==> flow/design.v <==
`timescale 1ns/1ps
module SIMD(clk,rst,opcode,funct3,funct7,rd_data1,rd_data2,rd_data3,w_add,immed,instrc_add,wr_add,wr_data );
input clk;   
input rst;   
input [6:0] opcode;  
input [2:0] funct3;  
input [6:0] funct7;  
input [15:0] rd_data1;   
input [15:0] rd_data2;   
input [15:0] rd_data3;   
input [4:0] w_add;   
input [11:0] immed;  
output [6:0]instrc_add;
output [4:0] wr_add;     
output [15:0] wr_data;   
wire [1:0]mode;
reg [12:0]op;
wire [3:0]scr_r;
wire scr;
wire [2:0]op_r;
wire [1:0]mac_hl;
wire [15:0]sig_ex;
wire [6:0]n_instrc_add;
wire [1:0]alu_mode;
wire [12:0]alu_op;
wire alu_scr;
wire signed[15:0]source1;
wire [15:0]data2;
wire signed[15:0]source3;
wire [15:0]exsig_data;
wire signed[15:0]source2;
wire signed[7:0]source1_8_1;
wire signed[7:0]source1_8_2;
wire signed[7:0]source2_8_1;
wire signed[7:0]source2_8_2;
wire signed[7:0]source3_8_1;
wire signed[7:0]source3_8_2;
wire signed[3:0]source1_4_1;
wire signed[3:0]source1_4_2;
wire signed[3:0]source1_4_3;
wire signed[3:0]source1_4_4;
wire signed[3:0]source2_4_1;
wire signed[3:0]source2_4_2;
wire signed[3:0]source2_4_3;
wire signed[3:0]source2_4_4;
wire signed[3:0]source3_4_1;
wire signed[3:0]source3_4_2;
wire signed[3:0]source3_4_3;
wire signed[3:0]source3_4_4;
reg [15:0]result_reg;
reg [31:0]mul_reg;
reg[91:0] pip_reg;
reg [6:0] instrc_add;  
assign scr_r=opcode[3:0];
assign op_r=opcode[6:4];
assign mac_hl=funct7[1:0];
always @(posedge clk)
    begin
        if(!rst)
            instrc_add<=0;
        else
            instrc_add<=n_instrc_add;
    end
assign mode=(funct3==3'b001)? 2'b01:
            (funct3==3'b010)? 2'b10:
            (funct3==3'b100)? 2'b11:2'b00;
assign scr=(scr_r==4'b0011)? 1:0;
always @ (opcode or funct7 or mac_hl)
    begin
        case (opcode)
            7'b0111011:begin
                            case(funct7)
                                7'b0000000: op=13'b0000_0000_0000_1;  
                                7'b0100000: op=13'b0000_0000_0001_0;  
                                7'b1000001: op=13'b0000_0000_0010_0;  
                                7'b1000010: op=13'b0000_0000_0100_0;  
                                7'b0001000: op=13'b0000_0000_1000_0;  
                                7'b0010000: op=13'b0000_0001_0000_0;  
                                7'b0011000: op=13'b0000_0010_0000_0;  
                                7'b0110000: op=13'b0000_0100_0000_0;  
                                default:op=13'b0000_0000_0000_0;  
                            endcase
                        end
             7'b1001011:begin
                            case(mac_hl)
                                2'b01:op=13'b0000_1000_0000_0;  
                                2'b10:op=13'b0001_0000_0000_0;  
                                default:op=13'b0000_0000_0000_0;  
                            endcase
                        end
             7'b0100011:op=13'b0010_0000_0000_0;  
             7'b1100011:op=13'b0100_0000_0000_0;  
             7'b1010011:op=13'b1000_0000_0000_0;  
             default:op=13'b0000_0000_0000_0;  
        endcase                                   
    end
assign sig_ex={{4{immed[10]}},immed};
assign n_instrc_add=instrc_add+3'b100;
always @(posedge clk)
    begin
        if(!rst)
            pip_reg <=0;
        else
            begin
                pip_reg[1:0]<=mode;  
                pip_reg[14:2]<=op;  
                pip_reg[15]<=scr;  
                pip_reg[31:16]<= rd_data1;  
                pip_reg[47:32]<= rd_data2;  
                pip_reg[63:48]<= rd_data3;  
                pip_reg[68:64]<= w_add;  
                pip_reg[91:76]<= sig_ex; 
            end 
    end
assign alu_mode=pip_reg[1:0];
assign alu_op=pip_reg[14:2];
assign alu_scr=pip_reg[15];
assign source1=pip_reg[31:16];
assign data2=pip_reg[47:32];
assign source3=pip_reg[63:48];
assign wr_add=pip_reg[68:64];
assign exsig_data=pip_reg[91:76];
assign source2=(alu_scr==1'b0)? data2:exsig_data;
assign source1_8_1=source1[7:0];
assign source1_8_2=source1[15:8];
assign source2_8_1=source2[7:0];
assign source2_8_2=source2[15:8];
assign source3_8_1=source3[7:0];
assign source3_8_2=source3[15:8];
assign source1_4_1=source1[3:0];
assign source1_4_2=source1[7:4];
assign source1_4_3=source1[11:8];
assign source1_4_4=source1[15:12];
assign source2_4_1=source2[3:0];
assign source2_4_2=source2[7:4];
assign source2_4_3=source2[11:8];
assign source2_4_4=source2[15:12];
assign source3_4_1=source3[3:0];
assign source3_4_2=source3[7:4];
assign source3_4_3=source3[11:8];
assign source3_4_4=source3[15:12];
always @(alu_op or alu_mode or source1 or source2 or source3 or source1_8_1 or source1_8_2 or 
         source2_8_1 or source2_8_2 or source3_8_1 or source3_8_2 or source1_4_1 or source1_4_2 or
         source1_4_3 or source1_4_4 or source2_4_1 or source2_4_2 or source2_4_3 or source2_4_4 or
         source3_4_1 or source3_4_2 or source3_4_3 or source3_4_3 or source3_4_4)
    begin
        mul_reg=0;
        result_reg=0;
        case(alu_op)
           13'b0000_0000_0000_1:begin
                                    case(alu_mode)
                                        2'b01:result_reg=source1+source2;  
                                        2'b10:result_reg={source1_8_2+source2_8_2,source1_8_1+source2_8_1};  
                                        2'b11:result_reg={source1_4_4+source2_4_4,source1_4_3+source2_4_3,source1_4_2+source2_4_2,source1_4_1+source2_4_1};  
                                        default:result_reg=0;
                                    endcase
                                end
           13'b0000_0000_0001_0:begin
                                    case(alu_mode)
                                        2'b01:result_reg=source1-source2;  
                                        2'b10:result_reg={source1_8_2-source2_8_2,source1_8_1-source2_8_1};  
                                        2'b11:result_reg={source1_4_4-source2_4_4,source1_4_3-source2_4_3,source1_4_2-source2_4_2,source1_4_1-source2_4_1};  
                                        default:result_reg=0;                       
                                    endcase
                                end
           13'b0000_0000_0010_0:begin
                                    case(alu_mode)
                                        2'b01:begin
                                                mul_reg=source1*source2;  
                                                result_reg=mul_reg[15:0];  
                                              end
                                        2'b10:begin
                                                mul_reg[15:0]=source1_8_1*source2_8_1;  
                                                mul_reg[31:16]=source1_8_2*source2_8_2;
                                                result_reg={mul_reg[23:16],mul_reg[7:0]}; 
                                              end
                                        2'b11:begin
                                                mul_reg[7:0]=source1_4_1*source2_4_1;  
                                                mul_reg[15:8]=source1_4_2*source2_4_2;
                                                mul_reg[23:16]=source1_4_3*source2_4_3;
                                                mul_reg[31:24]=source1_4_4*source2_4_4;
                                                result_reg={mul_reg[27:24],mul_reg[19:16],mul_reg[11:8],mul_reg[3:0]}; 
                                              end
                                        default:begin
                                                    result_reg=0;
                                                    mul_reg=0;
                                                end
                                    endcase
                                end
           13'b0000_0000_0100_0:begin
                                    case(alu_mode)
                                        2'b01:begin 
                                                mul_reg=source1*source2;  
                                                result_reg=mul_reg[31:16];  
                                              end
                                        2'b10:begin
                                                mul_reg[15:0]=source1_8_1*source2_8_1;  
                                                mul_reg[31:16]=source1_8_2*source2_8_2;
                                                result_reg={mul_reg[31:24],mul_reg[15:8]}; 
                                              end
                                        2'b11:begin
                                                mul_reg[7:0]=source1_4_1*source2_4_1;  
                                                mul_reg[15:8]=source1_4_2*source2_4_2;
                                                mul_reg[23:16]=source1_4_3*source2_4_3;
                                                mul_reg[31:24]=source1_4_4*source2_4_4;
                                                result_reg={mul_reg[31:28],mul_reg[23:20],mul_reg[15:12],mul_reg[7:4]}; 
                                              end
                                        default:begin
                                                    result_reg=0;
                                                    mul_reg=0;
                                                end
                                    endcase
                                end
           13'b0000_0000_1000_0:result_reg=source1&source2;  
           13'b0000_0001_0000_0:result_reg=source1|source2;  
           13'b0000_0010_0000_0:result_reg=source1^source2;  
           13'b0000_0100_0000_0:result_reg=~source1;  
           13'b0000_1000_0000_0:begin
                                    case(alu_mode)
                                        2'b01:begin
                                                mul_reg=source1*source2+{{16{1'b0}},source3};  
                                                result_reg=mul_reg[15:0];  
                                              end
                                        2'b10:begin
                                                mul_reg[15:0]=source1_8_1*source2_8_1+{{8{1'b0}},source3_8_1};  
                                                mul_reg[31:16]=source1_8_2*source2_8_2+{{8{1'b0}},source3_8_2};
                                                result_reg={mul_reg[23:16],mul_reg[7:0]}; 
                                              end
                                        2'b11:begin
                                                mul_reg[7:0]=source1_4_1*source2_4_1+{{4{1'b0}},source3_4_1};  
                                                mul_reg[15:8]=source1_4_2*source2_4_2+{{4{1'b0}},source3_4_2};
                                                mul_reg[23:16]=source1_4_3*source2_4_3+{{4{1'b0}},source3_4_3};
                                                mul_reg[31:24]=source1_4_4*source2_4_4+{{4{1'b0}},source3_4_4};
                                                result_reg={mul_reg[27:24],mul_reg[19:16],mul_reg[11:8],mul_reg[3:0]}; 
                                              end
                                        default:begin
                                                    result_reg=0;
                                                    mul_reg=0;
                                                end
                                    endcase
                                end
           13'b0001_0000_0000_0:begin
                                    case(alu_mode)
                                        2'b01:begin
                                                mul_reg=source1*source2+{{16{1'b0}},source3};  
                                                result_reg=mul_reg[31:16];  
                                              end
                                        2'b10:begin
                                                mul_reg[15:0]=source1_8_1*source2_8_1+{{8{1'b0}},source3_8_1};  
                                                mul_reg[31:16]=source1_8_2*source2_8_2+{{8{1'b0}},source3_8_2};
                                                result_reg={mul_reg[31:24],mul_reg[15:8]}; 
                                              end
                                        2'b11:begin
                                                mul_reg[7:0]=source1_4_1*source2_4_1+{{4{1'b0}},source3_4_1};  
                                                mul_reg[15:8]=source1_4_2*source2_4_2+{{4{1'b0}},source3_4_2};
                                                mul_reg[23:16]=source1_4_3*source2_4_3+{{4{1'b0}},source3_4_3};
                                                mul_reg[31:24]=source1_4_4*source2_4_4+{{4{1'b0}},source3_4_4};
                                                result_reg={mul_reg[31:28],mul_reg[23:20],mul_reg[15:12],mul_reg[7:4]}; 
                                              end
                                        default:begin
                                                    result_reg=0;
                                                    mul_reg=0;
                                                end                                    
                                    endcase
                                end
           13'b0010_0000_0000_0:result_reg=(source1<<source2);  
           13'b0100_0000_0000_0:result_reg=(source1>>source2);  
           13'b1000_0000_0000_0:result_reg=(source1<<<source2);  
           default:result_reg=0;
        endcase
    end
assign wr_data=result_reg;
endmodule
# Step by step through the tools: SIMD
# Module SIMD before and after one edit of its RTL, step after step.
# Lines under "before" count in the file above, lines under "after" in the edited file.
# "diff": "after" minus "before" as printed here.
# Cell names lack the library's common part.
# Not given: -
# inputs
top_module	SIMD
clock_port	clk
library	sky130hd
lib_corner	tt_025C_1v80

# Edit of the RTL
# Unified diff, file above to edited file.
# A script made this edit. It changes what the design does and was not meant as an optimisation.
# begin of diff
@@ -195,5 +195,5 @@
                                               end
                                         2'b10:begin
-                                                mul_reg[15:0]=source1_8_1*source2_8_1;  
+                                                mul_reg[15:0]=source1_8_1+source2_8_1;  
                                                 mul_reg[31:16]=source1_8_2*source2_8_2;
                                                 result_reg={mul_reg[31:24],mul_reg[15:8]}; 
# end of diff

# After elaboration
# Counts by Yosys on the flattened word-level netlist (proc, flatten, opt, wreduce; memories kept). Register bits leave out memories and registers merged into their read ports (data or address); mux counts leave out enables and synchronous resets folded into registers. Print and check cells are left out.
# bits
element	before	after	diff
ff_bits	89	89	0
input_bits	84	84	0
# classes
element	before	after	diff
addsub	22	23	1
multipliers	14	14	0
equal	34	34	0
n_shift	3	3	0
muxes	15	15	0
bitwise	5	5	0
n_reduce_logical	2	2	0
# op_table
operator	before	after	diff
multiplier 8 x 8 -> 16 bit	4	3	-1
adder 8 x 8 -> 9 bit	0	1	1
multiplier 8 x 8 -> 8 bit	0	1	1
multiplier 4 x 4 -> 8 bit	8	8	0
case mux 16 bit (select 3 bit)	6	6	0
equality test 7 bit (second input constant)	5	5	0
adder 4 bit	4	4	0
adder 8 x 4 -> 8 bit	4	4	0
equality test 7 x 6 -> 1 bit (second input constant)	4	4	0
subtractor 4 bit	4	4	0
equality test 2 bit (second input constant)	3	3	0
adder 16 x 8 -> 16 bit	2	2	0
adder 8 bit	2	2	0
equality test 2 x 1 -> 1 bit (second input constant)	2	2	0
equality test 7 x 5 -> 1 bit (second input constant)	2	2	0
multiplier 16 x 16 -> 32 bit	2	2	0
2-to-1 mux 1 bit	2	2	0
2-to-1 mux 2 bit	2	2	0
subtractor 8 bit	2	2	0
adder 16 bit	1	1	0
adder 32 x 16 -> 32 bit	1	1	0
adder 7 x 3 -> 7 bit (second input constant)	1	1	0
AND 16 bit	1	1	0
equality test 13 x 1 -> 1 bit (second input constant)	1	1	0
equality test 13 x 10 -> 1 bit (second input constant)	1	1	0
equality test 13 x 11 -> 1 bit (second input constant)	1	1	0
equality test 13 x 12 -> 1 bit (second input constant)	1	1	0
equality test 13 bit (second input constant)	1	1	0
# Not every row of either side is listed.

# Longest topological paths
# Yosys ltp: most cells in a row. Word level: on the elaborated netlist, between registers, memories and ports. Mapped: between sequential cells and ports; inverters and the memories' decode and read muxes count.
# logic_depth
element	before	after	diff
word_depth	5	5	0
ABC_AREA	0	0	-
depth_mapped	32	30	-2
ltp_nobuf	28	28	0

# Synthesis result
# Yosys stat after the flow's synthesis: flattened, memories mapped to cells. It holds for the ABC_AREA given above (unset counts as 0); a run with the other value may have another netlist.
# types
cell_type	before	after	diff
fa_1	593	556	-37
inv_1	925	898	-27
nor2_1	267	290	23
mux2i_1	40	58	18
a21o_1	41	56	15
nand3_1	52	38	-14
clkbuf_1	113	100	-13
a211oi_1	35	25	-10
o21a_1	21	11	-10
nor2b_1	21	12	-9
a22oi_1	16	25	9
ha_1	401	393	-8
xor2_1	53	46	-7
or3_1	16	9	-7
a21oi_1	170	164	-6
a211o_1	10	4	-6
nand2b_1	17	22	5
o221ai_1	17	12	-5
# Not every row of either side is listed.
# mapped
element	before	after	diff
stdcells	3901	3816	-85
area_um2	33084.2	32198.4	-885.8
seqArea_um2	1721.7	1721.7	0.0
flip_flops	86	86	0
buf_cells	135	131	-4

# Timing after synthesis
# Source: OpenSTA report_checks on the synthesized netlist (no wires, ideal clock, input and output delay 20% of the period each), path of least setup slack; recovery checks are left aside. Register names are those of the netlist, which keeps one name where synthesis merged equal registers.
# synth_path
element	before	after	diff
path_type	reg2out	reg2out	-
startpoint	register pip_reg[15]	register pip_reg[15]	-
endpoint	output port wr_data[14]	output port wr_data[15]	-
clock_period_ps	10600	10600	0
out_delay_ps	2120	2120	0
t_first_pin_ps	0	0	0
t_arrival_ps	7891	7572	-319
path_slack_ps	589	908	319
delay_ps	7891	7572	-319
driving_pins	28	28	0
period_less_setup_slack_ps	10011	9692	-319
# "delay_ps" = arrival - input delay + setup time.
# At an output port there is no setup time.
# "driving_pins" counts driving pins, that of a launching flip-flop among them; a cell with two outputs on the path counts twice.
# "period_less_setup_slack_ps" = period - worst setup slack (recovery checks aside). The figure is calculated, with input and output delays left at 20% of the set period.
# Between the ends stands the longest chain of elaborated cells between them, by number of cells; it is not shown to be the way that was timed. Of several equally long chains one is given.
# A line is the first line of the expression or statement that the cell stems from. Yosys adds cells for indexed reads and writes and turns some case tables into memories.
# synth_between_before
cell_sequence	dfxtp_1 > buf_6 > buf_2 > buf_1 > mux2i_1 > clkinv_1 > clkbuf_1 > nand2_1 > fa_1 > fa_1 > inv_1 > fa_1 > inv_1 > fa_1 > inv_1 > fa_1 > fa_1 > ha_1 > a21oi_1 > o221ai_1 > a221o_1 > a221oi_1 > o21ai_0 > a2111oi_0 > nand4_1 > a2111oi_0 > nand3_1 > a211o_1
elab_chain_len	5
cells_between	29
classes_between	9 x add/sub; 6 x mul; 3 x shift; 8 x mux; 3 x logic
# synth_rtl_before
element	line	rtl
from (decl)	52	reg[91:0] pip_reg;
from (assign)	102	pip_reg <=0;
from (assign)	107	pip_reg[15]<=scr;
2-to-1 mux 16 bit	123	assign source2=(alu_scr==1'b0)? data2:exsig_data;
multiplier 4 x 4 -> 8 bit	257	mul_reg[31:24]=source1_4_4*source2_4_4+{{4{1'b0}},source3_4_4};
adder 8 x 4 -> 8 bit	257
case mux 16 bit (select 3 bit)	243	case(alu_mode)
case mux 16 bit (select 13 bit)	149	case(alu_op)
to (decl)	15	output [15:0] wr_data;
# synth_between_after
cell_sequence	dfxtp_1 > buf_6 > buf_4 > mux2i_4 > buf_2 > clkbuf_1 > buf_1 > nor2_1 > fa_1 > fa_1 > fa_1 > fa_1 > fa_1 > inv_1 > fa_1 > inv_1 > ha_1 > clkbuf_1 > a21oi_1 > nand2_1 > a221oi_1 > nand2_1 > a221o_1 > o31ai_2 > o21ai_1 > mux2i_1 > nor2_1 > a2111o_1
elab_chain_len	5
cells_between	29
classes_between	9 x add/sub; 6 x mul; 3 x shift; 8 x mux; 3 x logic
# synth_rtl_after
element	line	rtl
from (decl)	52	reg[91:0] pip_reg;
from (assign)	102	pip_reg <=0;
from (assign)	107	pip_reg[15]<=scr;
2-to-1 mux 16 bit	123	assign source2=(alu_scr==1'b0)? data2:exsig_data;
multiplier 4 x 4 -> 8 bit	257	mul_reg[31:24]=source1_4_4*source2_4_4+{{4{1'b0}},source3_4_4};
adder 8 x 4 -> 8 bit	257
case mux 16 bit (select 3 bit)	243	case(alu_mode)
case mux 16 bit (select 13 bit)	149	case(alu_op)
to (decl)	15	output [15:0] wr_data;

# Worst path after layout
# Path of least setup slack in the final report of each run of pair A (OpenROAD, finished layout, wires in). Where an end is a register, its clock arrival counts in the times.
# The path's times are printed in steps of 10 ps; the period is the one set.
# layout_path
element	before	after	diff
path_type	reg2out	reg2out	-
startpoint	register pip_reg[15]	register pip_reg[15]	-
endpoint	output port wr_data[14]	output port wr_data[11]	-
clock_period_ps	10600	10600	0
out_delay_ps	2120	2120	0
t_first_pin_ps	370	370	0
t_arrival_ps	8310	8340	30
path_slack_ps	170	140	-30
driving_pins	32	26	-6
# Between the ends stands the longest chain of elaborated cells between them, by number of cells; it is not shown to be the way that was timed. Of several equally long chains one is given.
# layout_between_before
cell_sequence	dfxtp_2 > buf_4 > buf_4 > mux2i_2 > buf_4 > clkinv_1 > buf_4 > nand2_1 > inv_1 > fa_1 > fa_1 > ha_1 > fa_1 > inv_1 > fa_1 > fa_1 > inv_1 > ha_1 > nor3_1 > o21a_1 > o31ai_1 > o41ai_2 > buf_4 > o21ai_1 > buf_4 > a311oi_1 > buf_4 > nand2b_1 > nand3_1 > o21ai_2 > a211o_1 > clkdlybuf4s50_1
elab_chain_len	5
cells_between	29
classes_between	9 x add/sub; 6 x mul; 3 x shift; 8 x mux; 3 x logic
# layout_rtl_before
element	line	rtl
from (decl)	52	reg[91:0] pip_reg;
from (assign)	102	pip_reg <=0;
from (assign)	107	pip_reg[15]<=scr;
2-to-1 mux 16 bit	123	assign source2=(alu_scr==1'b0)? data2:exsig_data;
multiplier 4 x 4 -> 8 bit	257	mul_reg[31:24]=source1_4_4*source2_4_4+{{4{1'b0}},source3_4_4};
adder 8 x 4 -> 8 bit	257
case mux 16 bit (select 3 bit)	243	case(alu_mode)
case mux 16 bit (select 13 bit)	149	case(alu_op)
to (decl)	15	output [15:0] wr_data;
# layout_between_after
cell_sequence	dfxtp_1 > buf_12 > mux2i_4 > inv_2 > buf_4 > ha_1 > ha_1 > fa_1 > ha_1 > ha_1 > inv_1 > fa_1 > inv_1 > ha_1 > fa_1 > a211oi_1 > nor2_1 > o41ai_1 > o21bai_1 > xnor2_1 > nor3_1 > a211oi_1 > o31ai_1 > o311ai_0 > nand4_1 > clkdlybuf4s50_1
elab_chain_len	5
cells_between	29
classes_between	9 x add/sub; 6 x mul; 3 x shift; 8 x mux; 3 x logic
# layout_rtl_after
element	line	rtl
from (decl)	52	reg[91:0] pip_reg;
from (assign)	102	pip_reg <=0;
from (assign)	107	pip_reg[15]<=scr;
2-to-1 mux 16 bit	123	assign source2=(alu_scr==1'b0)? data2:exsig_data;
multiplier 4 x 4 -> 8 bit	256	mul_reg[23:16]=source1_4_3*source2_4_3+{{4{1'b0}},source3_4_3};
adder 8 x 4 -> 8 bit	256
case mux 16 bit (select 3 bit)	243	case(alu_mode)
case mux 16 bit (select 13 bit)	149	case(alu_op)
to (decl)	15	output [15:0] wr_data;

# Flow runs
# Runs of the flow (Yosys, OpenROAD) on both versions; the two runs of a pair have the same settings. The constraints put input and output delay at 20% of the set period each and load the outputs with 0.01 pF.
# flow_settings_pair_A
period_ns	10.6
CAP_MARGIN	20
CORE_MARGIN	2
CORE_UTILIZATION	40
SLEW_MARGIN	20
# measured_pair_A
element	before	after	diff
synth_chip_area_um2	33084.2	32198.4	-885.8
design.die.area_um2	85027.6	82782.8	-2244.8
final_cell_area_um2	36874.1	36084.6	-789.5
layout_utilization_pct	45.0	45.0	0.0
worstSetupSlack_ps	167	141	-26
fin_tns_ps	0	0	0
hold_ws_ps	486	474	-12
power_mw	3.723	3.880	0.157
achieved_period_ps	10433	10459	26
# flow_settings_pair_B
CELL_PAD_IN_SITES_DETAIL_PLACEMENT	0
CELL_PAD_IN_SITES_GLOBAL_PLACEMENT	3
CORE_ASPECT_RATIO	0.87
CORE_MARGIN	3
CORE_UTILIZATION	19
GPL_TIMING_DRIVEN	1
MAX_ROUTING_LAYER	met5
MIN_ROUTING_LAYER	met2
PLACE_DENSITY	0.38
SETUP_SLACK_MARGIN	-1.24
TNS_END_PERCENT	50
period_ns	14.5
CAP_MARGIN	20
SLEW_MARGIN	20
# measured_pair_B
element	before	after	diff
synth_chip_area_um2	33084.2	32198.4	-885.8
design.die.area_um2	179183.0	174451.0	-4732.0
final_cell_area_um2	38092.8	36980.5	-1112.3
layout_utilization_pct	22.1	22.0	-0.1
worstSetupSlack_ps	-750	265	1015
fin_tns_ps	-1672	0	1672
hold_ws_ps	480	495	15
power_mw	3.194	3.219	0.025
achieved_period_ps	15250	14235	-1015
# "achieved_period_ps": clock period set for the run, less the worst setup slack. It is reckoned from that one timing run; input and output delays stay at 20% of the period that was set.
# "power_mw": no workload was simulated; the value follows from the tool's default switching activity.
